==> flow/design.v <==
module OneBitAdder (
  input A,
  input B,
  input cin,
  output sum,
  output cout
);
  assign sum = (A ^ B) ^ cin;
  assign cout = ((A ^ B) & cin) | (A & B);
endmodule
module Adder_2_bits (
  input [1:0] bit_1, bit_2,
  input c_in,
  output [1:0] s,
  output c_out
);
  wire c0;  
  OneBitAdder birler (.A(bit_1[0]), .B(bit_2[0]), .cin(c_in), .sum(s[0]), .cout(c0));
  OneBitAdder onlar (.A(bit_1[1]), .B(bit_2[1]), .cin(c0), .sum(s[1]), .cout(c_out));
endmodule
module Adder_4_bits (
  input [3:0] bit_1, bit_2,
  input c_in,
  output [3:0] s,
  output c_out
);
  wire  c0;  
  Adder_2_bits a_2_0 (.bit_1(bit_1[1:0]), .bit_2(bit_2[1:0]), .c_in(c_in), .s(s[1:0]), .c_out(c0));
  Adder_2_bits a_2_1 (.bit_1(bit_1[3:2]), .bit_2(bit_2[3:2]), .c_in(c0), .s(s[3:2]), .c_out(c_out));
endmodule
module Adder_8_bits (
  input [7:0] bit_1, bit_2,
  input c_in,
  output [7:0] s,
  output c_out
);
  wire  c0;  
  Adder_4_bits a_4_0 (.bit_1(bit_1[3:0]), .bit_2(bit_2[3:0]), .c_in(c_in), .s(s[3:0]), .c_out(c0));
  Adder_4_bits a_4_1 (.bit_1(bit_1[7:4]), .bit_2(bit_2[7:4]), .c_in(c0), .s(s[7:4]), .c_out(c_out));
endmodule
  module Adder_10_bits(
  input [9:0] bit_1,bit_2, 
  input c_in,
  output [9:0] s,
  output c_out
);
 wire  c0;  
   Adder_8_bits a_8 (.bit_1(bit_1[7:0]), .bit_2(bit_2[7:0]), .c_in(c_in), .s(s[7:0]), .c_out(c0));
   Adder_2_bits a_2 (.bit_1(bit_1[9:8]), .bit_2(bit_2[9:8]), .c_in(c0), .s(s[9:8]), .c_out(c_out));
endmodule
module Adder_16_bits (
  input [15:0] bit_1, bit_2,
  input c_in,
  output [15:0] s,
  output c_out
);
  wire  c0;  
  Adder_8_bits a_8_0 (.bit_1(bit_1[7:0]), .bit_2(bit_2[7:0]), .c_in(c_in), .s(s[7:0]), .c_out(c0));
  Adder_8_bits a_8_1 (.bit_1(bit_1[15:8]), .bit_2(bit_2[15:8]), .c_in(c0), .s(s[15:8]), .c_out(c_out));
endmodule
module Adder_18_bits (
  input [17:0] bit_1, bit_2,
  input c_in,
  output [17:0] s,
  output c_out
);
  wire  c0;  
  Adder_16_bits a_16 (.bit_1(bit_1[15:0]), .bit_2(bit_2[15:0]), .c_in(c_in), .s(s[15:0]), .c_out(c0));
  Adder_2_bits a_2 (.bit_1(bit_1[17:16]), .bit_2(bit_2[17:16]), .c_in(c0), .s(s[17:16]), .c_out(c_out));
endmodule
module ExtendValue (
  input [0:5] inp,
  output reg [0:17] out
);
  always @* begin
    out[12:17] = inp[0:5];
    if (inp[0] == 1'b0)
      out[0:11] = 12'b0;
    else
      out[0:11] = 12'hfff;
  end
endmodule
module Mux_Alu (
  input  [1:0] whichalu,
  input  [17:0] input_0, input_1, input_2, input_3,
  output reg [17:0] out
);
    always @ (input_0 or input_1 or input_2 or input_3 or whichalu)
    begin
	out=input_0;
	if(whichalu== 2'b01)
	   out=input_1;
	if(whichalu== 2'b10)
	   out=input_2;
	if(whichalu== 2'b11)
	   out=input_3;
    end
endmodule
module Mux_18bit (
  input wire select,
  input wire [17:0] input_1,  
  input wire [17:0] input_2,  
  output reg [17:0] out  
);
    always @ (select or input_1 or input_2)
    begin
        if (select == 1'b0)
            out = input_1;
        else
            out = input_2;
    end
endmodule
module aluselect (
    input wire [17:0] R1,
    input wire [17:0] R2,
    input wire [1:0] alu_op_type,
    output wire [17:0] result,
    output wire cout
);
    wire [17:0] add_result, and_result, nand_result, nor_result;
    Adder_18_bits adder (.bit_1(R1), .bit_2(R2), .c_in(1'b0), .s(add_result), .c_out(cout));
    assign and_result = R1 & R2;
    assign nand_result = ~(R1 & R2);
    assign nor_result = ~(R1 | R2);
    Mux_Alu m1 (
        .whichalu(alu_op_type),
        .input_0(add_result),
        .input_1(and_result),
        .input_2(nand_result),
        .input_3(nor_result),
        .out(result)
    );
endmodule
module Regfile (
  input [0:4] select_register, reg_1, reg_2,
  input [0:17] data,
  input clck, reset_enable, write_enable, clear,
  output reg [0:17] read_reg_1_value,
  output reg [0:17] read_reg_2_value
);
  reg [0:17] registers [0:15];  
  integer i;
  always @(posedge clck or posedge reset_enable) begin
    if (reset_enable) begin
      for (i = 0; i < 16; i = i + 1) begin
        registers[i] <= 18'b0;
      end
    end
    else if (clear) begin
      for (i = 0; i < 16; i = i + 1) begin
        registers[i] <= 18'b0;
      end
    end
    else if (write_enable) begin
      registers[select_register[1:4]] <= data;
    end
  end
  always @(posedge clck) begin
    read_reg_1_value <= registers[reg_1[1:4]];
    read_reg_2_value <= registers[reg_2[1:4]];
  end
endmodule
module ProgramCounter (
  input wire clk,
  input wire rst,
  input wire is_jump,
  input wire pc_enable,
  input wire next,
  input wire [9:0] address_input,
  output reg [9:0] current_address
);
  always @(posedge clk or posedge rst) begin
    if (rst) begin
      current_address <= 10'b0;
    end else begin
      if (is_jump) begin
        current_address <= current_address+address_input;
      end else if (pc_enable && next) begin
        current_address <= current_address + 1;
      end
    end
  end
endmodule
module cpu18 (
  input  wire        clk,
  input  wire        rst,
  output wire [9:0]  imem_addr,
  input  wire [17:0] imem_rdata,
  output wire [9:0]  dmem_addr,
  output wire [17:0] dmem_wdata,
  output wire        dmem_we,
  input  wire [17:0] dmem_rdata,
  output wire        halt
);
  localparam S_FETCH  = 2'd0;
  localparam S_DECODE = 2'd1;
  localparam S_EXEC   = 2'd2;
  localparam S_HALT   = 2'd3;
  reg  [1:0]  state;
  reg  [17:0] ir;
  reg         zf, cf;
  wire [9:0]  pc;
  wire [3:0] opcode = ir[17:14];
  wire [3:0] f_dst  = ir[13:10];
  wire [3:0] f_src1 = ir[9:6];
  wire [3:0] f_src2 = ir[3:0];
  wire [5:0] f_imm  = ir[5:0];
  wire [9:0] f_addr = ir[9:0];
  wire is_alu = (opcode[3:2] == 2'b00);           
  wire is_imm = (opcode[3:1] == 3'b010);          
  wire is_ld  = (opcode == 4'b0110);
  wire is_st  = (opcode == 4'b0111);
  wire is_cmp = (opcode == 4'b1000);
  wire is_jmp = (opcode >= 4'b1001) && (opcode <= 4'b1110);
  wire is_rst = (opcode == 4'b1111);
  reg taken;
  always @* begin
    case (opcode)
      4'b1001: taken = 1'b1;           
      4'b1010: taken = zf;             
      4'b1011: taken = ~zf & ~cf;      
      4'b1100: taken = cf;             
      4'b1101: taken = ~cf;            
      4'b1110: taken = cf | zf;        
      default: taken = 1'b0;
    endcase
  end
  wire exec = (state == S_EXEC);
  wire [17:0] rv1, rv2, wb_data;
  wire [3:0]  rsel1 = is_st ? f_dst : f_src1;
  Regfile regs (
    .select_register({1'b0, f_dst}),
    .reg_1({1'b0, rsel1}),
    .reg_2({1'b0, f_src2}),
    .data(wb_data),
    .clck(clk),
    .reset_enable(rst),
    .write_enable(exec & (is_alu | is_imm | is_ld)),
    .clear(exec & is_rst),
    .read_reg_1_value(rv1),
    .read_reg_2_value(rv2)
  );
  wire [17:0] imm_ext, alu_b, alu_y;
  wire        alu_cout;
  ExtendValue ext (.inp(f_imm), .out(imm_ext));
  Mux_18bit   opb (.select(is_imm), .input_1(rv2), .input_2(imm_ext), .out(alu_b));
  aluselect   alu (.R1(rv1), .R2(alu_b), .alu_op_type(opcode[1:0]), .result(alu_y), .cout(alu_cout));
  Mux_18bit   wbm (.select(is_ld), .input_1(alu_y), .input_2(dmem_rdata), .out(wb_data));
  wire do_jump = exec & is_jmp & taken;
  ProgramCounter pcr (
    .clk(clk),
    .rst(rst),
    .is_jump(do_jump),
    .pc_enable(exec),
    .next(1'b1),
    .address_input(f_addr),
    .current_address(pc)
  );
  always @(posedge clk or posedge rst) begin
    if (rst) begin
      state <= S_FETCH;
      ir    <= 18'b0;
      zf    <= 1'b0;
      cf    <= 1'b0;
    end else begin
      case (state)
        S_FETCH: begin
          ir    <= imem_rdata;
          state <= S_DECODE;
        end
        S_DECODE: state <= S_EXEC;
        S_EXEC: begin
          if (is_cmp) begin
            zf <= (rv1 == rv2);
            cf <= (rv1 < rv2);
          end else if (is_rst) begin
            zf <= 1'b0;
            cf <= 1'b0;
          end
          if (do_jump && f_addr == 10'd0)
            state <= S_HALT;
          else
            state <= S_FETCH;
        end
        default: state <= S_HALT;
      endcase
    end
  end
  assign imem_addr  = pc;
  assign dmem_addr  = f_addr;
  assign dmem_wdata = rv1;
  assign dmem_we    = exec & is_st;
  assign halt       = (state == S_HALT);
endmodule
--- tool output ---
==> Tool chain data of cpu18 <==
Tool output for the design above before and after an edit, in the order of the flow.
Lines under "before" count in the file above, lines under "after" in the edited file.
"change" is "after" less "before", of the values as shown; "rel_change_pct" is that difference over "before", in percent.
Operators: Yosys type, input widths -> output width; for muxes data width and select width s.
Library cell names are shortened.
{ "setup": {"top_module": "cpu18", "clock": "clk", "lib": "sky130hd", "lib_corner": "tt_025C_1v80"} }

==> The edit <==
Unified diff, file above to edited file.
A script made this edit; it was not meant as an optimisation.
begin of diff
@@ -158,6 +158,6 @@
   always @(posedge clck) begin
     read_reg_1_value <= registers[reg_1[1:4]];
-    read_reg_2_value <= registers[reg_2[1:4]];
-  end
+  end
+  always @(*) read_reg_2_value = registers[reg_2[1:4]];
 endmodule
 module ProgramCounter (
end of diff

==> Word-level counts <==
Yosys after proc, flatten, opt, wreduce and memory -nomap, before mapping. Print and check cells are not counted. Equal cells are merged and count once.
{ "word_totals": {"columns": ["element", "before", "after", "change", "rel_change_pct"], "rows": [
  ["input_bits", 38, 38, 0, 0.00],
  ["wordCells", 299, 298, -1, -0.33],
  ["reg_bits", 356, 338, -18, -5.06],
  ["output_inout_bits", 40, 40, 0, 0.00]
]} }
{ "classes": {"columns": ["element", "before", "after", "change", "rel_change_pct"], "rows": [
  ["compare", 3, 3, 0, 0.00],
  ["n_logic", 99, 99, 0, 0.00],
  ["eq_ne", 63, 63, 0, 0.00],
  ["muxes", 65, 65, 0, 0.00],
  ["n_reduce_logical", 44, 44, 0, 0.00],
  ["n_addsub", 2, 2, 0, 0.00]
]} }
{ "ops": {"columns": ["operator", "before", "after", "change", "rel_change_pct"], "rows": [
  ["$mux 18", 53, 53, 0, 0.00],
  ["$and 1x1->1", 39, 39, 0, 0.00],
  ["$xor 1x1->1", 35, 35, 0, 0.00],
  ["$eq 4x4->1 const B", 32, 32, 0, 0.00],
  ["$or 1x1->1", 19, 19, 0, 0.00],
  ["$reduce_bool 2->1", 19, 19, 0, 0.00],
  ["$reduce_and 2->1", 17, 17, 0, 0.00],
  ["$eq 4x3->1 const B", 14, 14, 0, 0.00],
  ["$eq 4x2->1 const B", 6, 6, 0, 0.00],
  ["$eq 2x2->1 const B", 4, 4, 0, 0.00],
  ["$eq 4x1->1 const B", 3, 3, 0, 0.00],
  ["$logic_not 4->1", 3, 3, 0, 0.00],
  ["$mux 1", 3, 3, 0, 0.00],
  ["$eq 2x1->1 const B", 2, 2, 0, 0.00],
  ["$logic_and 1x1->1", 2, 2, 0, 0.00],
  ["$logic_not 2->1", 2, 2, 0, 0.00],
  ["$mux 10", 2, 2, 0, 0.00],
  ["$not 1->1", 2, 2, 0, 0.00],
  ["$not 18->18", 2, 2, 0, 0.00],
  ["$pmux 18 s16", 2, 2, 0, 0.00],
  ["$add 10x1->10 const B", 1, 1, 0, 0.00],
  ["$add 10x10->10", 1, 1, 0, 0.00],
  ["$and 18x18->18", 1, 1, 0, 0.00],
  ["$eq 18x18->1", 1, 1, 0, 0.00],
  ["$eq 3x2->1 const B", 1, 1, 0, 0.00],
  ["$ge 4x4->1 const B", 1, 1, 0, 0.00],
  ["$le 4x4->1 const B", 1, 1, 0, 0.00],
  ["$logic_not 10->1", 1, 1, 0, 0.00]
]} }
The list need not be complete.

==> Longest topological paths <==
Longest topological path by Yosys (ltp), each cell counted once; first at word level (registers and memories cut), then after technology mapping (sequential cells cut; the memories' decode and read muxes count).
{ "depth": {"columns": ["element", "before", "after", "change", "rel_change_pct"], "rows": [
  ["depth_word", 43, 44, 1, 2.33],
  ["abc_area", "0", "0", null, null],
  ["ltp_mapped", 31, 33, 2, 6.45],
  ["ltp_nobuf", 26, 30, 4, 15.38]
]} }

==> Synthesis result <==
Yosys stat after the flow's synthesis: flattened, memories mapped to cells. It holds for the ABC_AREA given above (unset counts as 0); a run with the other value may have another netlist.
{ "types": {"columns": ["cell", "before", "after", "change", "rel_change_pct"], "rows": [
  ["mux2i_1", 40, 79, 39, 97.50],
  ["a22oi_1", 112, 83, -29, -25.89],
  ["inv_1", 69, 42, -27, -39.13],
  ["dfxtp_1", 36, 18, -18, -50.00],
  ["o21ai_0", 46, 63, 17, 36.96],
  ["clkbuf_2", 17, 0, -17, -100.00],
  ["o22ai_1", 12, 27, 15, 125.00],
  ["o21a_1", 4, 19, 15, 375.00],
  ["mux2_2", 319, 332, 13, 4.08],
  ["a22o_1", 43, 30, -13, -30.23],
  ["a21o_1", 27, 15, -12, -44.44],
  ["o2111ai_1", 15, 3, -12, -80.00],
  ["nor2b_1", 13, 25, 12, 92.31],
  ["clkbuf_1", 37, 48, 11, 29.73],
  ["buf_2", 54, 64, 10, 18.52],
  ["o32ai_1", 1, 11, 10, 1000.00],
  ["a21oi_4", 10, 1, -9, -90.00],
  ["nand2b_1", 27, 34, 7, 25.93]
]} }
The list need not be complete.
{ "mapped": {"columns": ["element", "before", "after", "change", "rel_change_pct"], "rows": [
  ["ffs", 358, 340, -18, -5.03],
  ["mapped_area_um2", 21350.5, 21343.0, -7.5, -0.04],
  ["sequential_area_um2", 8779.7, 8419.3, -360.4, -4.10],
  ["cell_count", 1942, 1963, 21, 1.08],
  ["n_buf", 176, 181, 5, 2.84]
]} }
By module: a second synthesis without flattening, with its own total; a netlist apart from the flattened one above.
{ "unflattened": {"columns": ["element", "before", "after", "change", "rel_change_pct"], "rows": [
  ["cells_unflattened", 2444, 2423, -21, -0.86],
  ["area_unflattened_um2", 21106.5, 20918.8, -187.7, -0.89]
]} }
Each row is one instance without its submodules.
{ "modules_before": {"columns": ["module", "mod_seq_area_um2", "area_um2", "n_cells", "n_inst"], "rows": [
  ["Regfile", 7927.6, 16945.0, 2040, 1],
  ["cpu18", 601.8, 1567.8, 152, 1],
  ["ProgramCounter", 250.2, 827.0, 99, 1],
  ["Mux_18bit", 0.0, 271.5, 20, 2],
  ["Mux_Alu", 0.0, 476.7, 22, 1],
  ["OneBitAdder", 0.0, 20.0, 1, 18],
  ["aluselect", 0.0, 251.5, 55, 1],
  ["ExtendValue", 0.0, 135.1, 18, 1],
  ["Adder_16_bits", 0.0, 0.0, 0, 1],
  ["Adder_18_bits", 0.0, 0.0, 0, 1],
  ["Adder_2_bits", 0.0, 0.0, 0, 9],
  ["Adder_4_bits", 0.0, 0.0, 0, 4],
  ["Adder_8_bits", 0.0, 0.0, 0, 2]
]} }
{ "modules_after": {"columns": ["module", "mod_seq_area_um2", "area_um2", "n_cells", "n_inst"], "rows": [
  ["Regfile", 7567.3, 16757.3, 2019, 1],
  ["cpu18", 601.8, 1567.8, 152, 1],
  ["ProgramCounter", 250.2, 827.0, 99, 1],
  ["Mux_18bit", 0.0, 271.5, 20, 2],
  ["Mux_Alu", 0.0, 476.7, 22, 1],
  ["OneBitAdder", 0.0, 20.0, 1, 18],
  ["aluselect", 0.0, 251.5, 55, 1],
  ["ExtendValue", 0.0, 135.1, 18, 1],
  ["Adder_16_bits", 0.0, 0.0, 0, 1],
  ["Adder_18_bits", 0.0, 0.0, 0, 1],
  ["Adder_2_bits", 0.0, 0.0, 0, 9],
  ["Adder_4_bits", 0.0, 0.0, 0, 4],
  ["Adder_8_bits", 0.0, 0.0, 0, 2]
]} }

==> Path before layout <==
OpenSTA on the mapped netlist: ideal clock, no wires. The path of least setup slack (recovery checks aside). Input and output delay are each 20% of the period. Register names are those of the netlist, which keeps one name where synthesis merged equal registers.
{ "synth_path": {"columns": ["element", "before", "after", "change", "rel_change_pct"], "rows": [
  ["path_kind", "reg2reg", "reg2reg", null, null],
  ["from", "reg ir[15]", "reg ir[2]", null, null],
  ["to", "reg regs.registers[0][1]", "reg regs.registers[3][1]", null, null],
  ["period_ps", 9000, 9000, 0, 0.00],
  ["driving_pins", 31, 31, 0, 0.00],
  ["setup_slack_ps", -875, -935, -60, null],
  ["path_buffers", 5, 3, -2, -40.00],
  ["arrival_ps", 9811, 9870, 59, 0.60],
  ["t_required_ps", 8936, 8935, -1, -0.01],
  ["launch_ps", 0, 0, 0, null],
  ["setup_time_ps", 64, 65, 1, null],
  ["delay_ps", 9875, 9935, 60, 0.61],
  ["period_less_setup_slack_ps", 9875, 9935, 60, 0.61]
]} }
"delay_ps" = arrival - input delay + setup time.
"driving_pins": output pins that drive a net of the path, with the launching flip-flop's if there is one; two outputs of one cell count as two.
"period_less_setup_slack_ps" = period - worst setup slack (recovery checks aside). The figure is calculated, with input and output delays left at 20% of the set period.
The rows between start and end are the longest chain of elaborated cells between them; the timing report does not say that the signal goes this way. Where chains are equally long, one stands for them.
A line is the first line of the expression or statement that the cell stems from. Yosys adds cells for indexed reads and writes and turns some case tables into memories.
Where a signal picks the word or bit written, the line may be left out of the assigning lines.
{ "synth_between_before": {"cell_sequence": "dfrtp_1 buf_4 buf_4 buf_4 or3b_2 buf_2 mux2_2 ha_1 fa_1 fa_1 fa_1 fa_1 fa_1 fa_1 fa_1 fa_1 fa_1 fa_1 fa_1 fa_1 fa_1 fa_1 fa_1 inv_1 fa_1 nor2b_1 a211oi_1 a21oi_1 a211oi_2 clkbuf_2 mux2_2", "elab_chain_len": 41, "cone_cells": 88, "classes_between": "eq/ne (6); mux (8); logic (71); reduce/logical (3)"} }
{ "synth_lines_before": {"columns": ["element", "line", "rtl"], "rows": [
  ["start, declared", 200, "reg  [17:0] ir;"],
  ["start, assigned", 262, "ir    <= 18'b0;"],
  ["start, assigned", 268, "ir    <= imem_rdata;"],
  ["$eq 3x2->1", 210, "wire is_imm = (opcode[3:1] == 3'b010);"],
  ["$mux 18", 107, "if (select == 1'b0)"],
  ["$xor 1x1->1", 9, "assign cout = ((A ^ B) & cin) | (A & B);"],
  ["$and 1x1->1", 9, null],
  ["$or 1x1->1", 9, null],
  ["$and 1x1->1", 9, null],
  ["$or 1x1->1", 9, null],
  ["[27 not listed]", null, null],
  ["$mux 18", 91, "if(whichalu== 2'b01)"],
  ["$mux 18", 93, "if(whichalu== 2'b10)"],
  ["$mux 18", 95, "if(whichalu== 2'b11)"],
  ["$mux 18", 107, null],
  ["$mux 18", 155, "registers[select_register[1:4]] <= data;"],
  ["$mux 18", 154, "else if (write_enable) begin"],
  ["$mux 18", 149, "else if (clear) begin"],
  ["end, assigned", 146, "registers[i] <= 18'b0;"],
  ["end, assigned", 151, "registers[i] <= 18'b0;"],
  ["end, declared", 141, "reg [0:17] registers [0:15];"]
]} }
{ "synth_between_after": {"cell_sequence": "dfrtp_1 buf_2 buf_2 nor2_1 nand2_1 o22a_1 mux2_2 ha_1 fa_1 fa_1 fa_1 fa_1 fa_1 fa_1 fa_1 fa_1 fa_1 fa_1 fa_1 fa_1 fa_1 fa_1 fa_1 inv_1 fa_1 nor2b_1 a211oi_1 a21oi_1 a211oi_2 buf_2 mux2_2", "elab_chain_len": 42, "cone_cells": 92, "classes_between": "eq/ne (15); mux (9); logic (67); reduce/logical (1)"} }
{ "synth_lines_after": {"columns": ["element", "line", "rtl"], "rows": [
  ["start, declared", 200, "reg  [17:0] ir;"],
  ["start, assigned", 262, "ir    <= 18'b0;"],
  ["start, assigned", 268, "ir    <= imem_rdata;"],
  ["$eq 4x4->1", 161, "always @(*) read_reg_2_value = registers[reg_2[1:4]];"],
  ["$pmux 18 s16", 161, null],
  ["$mux 18", 107, "if (select == 1'b0)"],
  ["$xor 1x1->1", 9, "assign cout = ((A ^ B) & cin) | (A & B);"],
  ["$and 1x1->1", 9, null],
  ["$or 1x1->1", 9, null],
  ["$and 1x1->1", 9, null],
  ["[28 not listed]", null, null],
  ["$mux 18", 91, "if(whichalu== 2'b01)"],
  ["$mux 18", 93, "if(whichalu== 2'b10)"],
  ["$mux 18", 95, "if(whichalu== 2'b11)"],
  ["$mux 18", 107, null],
  ["$mux 18", 155, "registers[select_register[1:4]] <= data;"],
  ["$mux 18", 154, "else if (write_enable) begin"],
  ["$mux 18", 149, "else if (clear) begin"],
  ["end, assigned", 146, "registers[i] <= 18'b0;"],
  ["end, assigned", 151, "registers[i] <= 18'b0;"],
  ["end, declared", 141, "reg [0:17] registers [0:15];"]
]} }

==> Worst path after layout <==
Path of least setup slack in the final report of the runs of pair A (OpenROAD, finished layout, wires in). Where an end is a register, its clock arrival counts in the times.
The path's times are printed in steps of 10 ps; the period is the one set.
{ "layout_path": {"columns": ["element", "before", "after", "change", "rel_change_pct"], "rows": [
  ["path_kind", "reg2reg", "reg2reg", null, null],
  ["from", "reg ir[15]", "reg ir[0]", null, null],
  ["to", "reg regs.registers[12][0]", "reg regs.registers[4][1]", null, null],
  ["path_buffers", 0, 3, 3, null],
  ["launch_ps", 550, 570, 20, 3.64],
  ["setup_slack_ps", 330, -290, -620, null],
  ["arrival_ps", 9170, 9770, 600, 6.54],
  ["period_ps", 9000, 9000, 0, 0.00],
  ["t_required_ps", 9490, 9480, -10, -0.11],
  ["driving_pins", 27, 33, 6, 22.22],
  ["setup_time_ps", 60, 90, 30, null]
]} }
The rows between start and end are the longest chain of elaborated cells between them; the timing report does not say that the signal goes this way. Where chains are equally long, one stands for them.
Where a signal picks the word or bit written, the line may be left out of the assigning lines.
{ "layout_between_before": {"cell_sequence": "dfrtp_2 or3b_4 mux2_2 ha_2 fa_2 fa_2 fa_2 fa_2 fa_2 fa_2 fa_2 fa_2 fa_2 fa_2 fa_2 fa_2 fa_2 fa_2 fa_1 inv_1 fa_1 xnor2_1 nor2_1 a21oi_1 o211ai_1 a21oi_2 mux2_2", "elab_chain_len": 43, "cone_cells": 92, "classes_between": "eq/ne (6); mux (8); logic (75); reduce/logical (3)"} }
{ "layout_lines_before": {"columns": ["element", "line", "rtl"], "rows": [
  ["start, declared", 200, "reg  [17:0] ir;"],
  ["start, assigned", 262, "ir    <= 18'b0;"],
  ["start, assigned", 268, "ir    <= imem_rdata;"],
  ["$eq 3x2->1", 210, "wire is_imm = (opcode[3:1] == 3'b010);"],
  ["$mux 18", 107, "if (select == 1'b0)"],
  ["$xor 1x1->1", 9, "assign cout = ((A ^ B) & cin) | (A & B);"],
  ["$and 1x1->1", 9, null],
  ["$or 1x1->1", 9, null],
  ["$and 1x1->1", 9, null],
  ["$or 1x1->1", 9, null],
  ["[29 not listed]", null, null],
  ["$mux 18", 91, "if(whichalu== 2'b01)"],
  ["$mux 18", 93, "if(whichalu== 2'b10)"],
  ["$mux 18", 95, "if(whichalu== 2'b11)"],
  ["$mux 18", 107, null],
  ["$mux 18", 155, "registers[select_register[1:4]] <= data;"],
  ["$mux 18", 154, "else if (write_enable) begin"],
  ["$mux 18", 149, "else if (clear) begin"],
  ["end, assigned", 146, "registers[i] <= 18'b0;"],
  ["end, assigned", 151, "registers[i] <= 18'b0;"],
  ["end, declared", 141, "reg [0:17] registers [0:15];"]
]} }
{ "layout_between_after": {"cell_sequence": "dfrtp_2 buf_6 buf_6 mux4_2 nand2_1 o21ai_1 a21oi_1 a21oi_2 mux2_4 fa_2 fa_2 fa_2 fa_2 fa_2 fa_2 fa_2 fa_2 fa_2 fa_2 fa_2 fa_2 fa_2 fa_2 fa_2 inv_2 fa_2 nor2b_1 a211oi_1 a21oi_1 a211oi_2 buf_6 nand2_1 o21ai_1", "elab_chain_len": 42, "cone_cells": 92, "classes_between": "eq/ne (15); mux (9); logic (67); reduce/logical (1)"} }
{ "layout_lines_after": {"columns": ["element", "line", "rtl"], "rows": [
  ["start, declared", 200, "reg  [17:0] ir;"],
  ["start, assigned", 262, "ir    <= 18'b0;"],
  ["start, assigned", 268, "ir    <= imem_rdata;"],
  ["$eq 4x4->1", 161, "always @(*) read_reg_2_value = registers[reg_2[1:4]];"],
  ["$pmux 18 s16", 161, null],
  ["$mux 18", 107, "if (select == 1'b0)"],
  ["$xor 1x1->1", 9, "assign cout = ((A ^ B) & cin) | (A & B);"],
  ["$and 1x1->1", 9, null],
  ["$or 1x1->1", 9, null],
  ["$and 1x1->1", 9, null],
  ["[28 not listed]", null, null],
  ["$mux 18", 91, "if(whichalu== 2'b01)"],
  ["$mux 18", 93, "if(whichalu== 2'b10)"],
  ["$mux 18", 95, "if(whichalu== 2'b11)"],
  ["$mux 18", 107, null],
  ["$mux 18", 155, "registers[select_register[1:4]] <= data;"],
  ["$mux 18", 154, "else if (write_enable) begin"],
  ["$mux 18", 149, "else if (clear) begin"],
  ["end, assigned", 146, "registers[i] <= 18'b0;"],
  ["end, assigned", 151, "registers[i] <= 18'b0;"],
  ["end, declared", 141, "reg [0:17] registers [0:15];"]
]} }

==> Flow runs <==
Both versions went through the flow (Yosys, OpenROAD) with the same settings in each pair. Constraints: input delay and output delay 20% of the set period each, output load 0.01 pF.
{ "flow_settings_pair_A": {"period_ns": 9.0, "CAP_MARGIN": 20, "CORE_MARGIN": 2, "CORE_UTILIZATION": 40, "SLEW_MARGIN": 20} }
{ "results_pair_A": {"columns": ["element", "before", "after", "change", "rel_change_pct"], "rows": [
  ["ys_area_um2", 21350.5, 21343.0, -7.5, -0.04],
  ["tns_setup_ps", 0, -4714, -4714, null],
  ["hold_worst_slack_ps", 354, 351, -3, null],
  ["cell_area_final_um2", 24161.9, 24822.6, 660.7, 2.73],
  ["fin_ws_ps", 326, -288, -614, null],
  ["clock_period_reached_ps", 8674, 9288, 614, 7.08],
  ["design.die.area_um2", 55239.1, 55220.3, -18.8, -0.03],
  ["total_power_mw", 3.455, 3.412, -0.043, -1.24],
  ["layout_utilization_pct", 45.9, 47.1, 1.2, null]
]} }
{ "flow_settings_pair_B": {"CAP_MARGIN": 15, "CELL_PAD_IN_SITES_DETAIL_PLACEMENT": 1, "CELL_PAD_IN_SITES_GLOBAL_PLACEMENT": 3, "CORE_ASPECT_RATIO": 1.74, "CORE_UTILIZATION": 50, "CTS_CLUSTER_DIAMETER": 147, "GPL_ROUTABILITY_DRIVEN": 0, "MAX_ROUTING_LAYER": "met5", "MIN_ROUTING_LAYER": "met1", "PLACE_DENSITY_LB_ADDON": 0.26, "TNS_END_PERCENT": 95, "period_ns": 9.05, "CORE_MARGIN": 2, "SLEW_MARGIN": 20} }
{ "results_pair_B": {"columns": ["element", "before", "after", "change", "rel_change_pct"], "rows": [
  ["ys_area_um2", 21350.5, 21343.0, -7.5, -0.04],
  ["tns_setup_ps", 0, -5810, -5810, null],
  ["hold_worst_slack_ps", 378, 356, -22, null],
  ["cell_area_final_um2", 23983.0, 24507.3, 524.3, 2.19],
  ["fin_ws_ps", 336, -292, -628, null],
  ["clock_period_reached_ps", 8714, 9342, 628, 7.21],
  ["design.die.area_um2", 44434.0, 44417.6, -16.4, -0.04],
  ["total_power_mw", 3.331, 3.266, -0.065, -1.95],
  ["layout_utilization_pct", 57.1, 58.4, 1.3, null]
]} }
"clock_period_reached_ps": clock period set for the run, less the worst setup slack. It is reckoned from that one timing run; input and output delays stay at 20% of the period that was set.
"total_power_mw" is the tool's figure for a default switching activity; nothing was simulated.
--- end ---
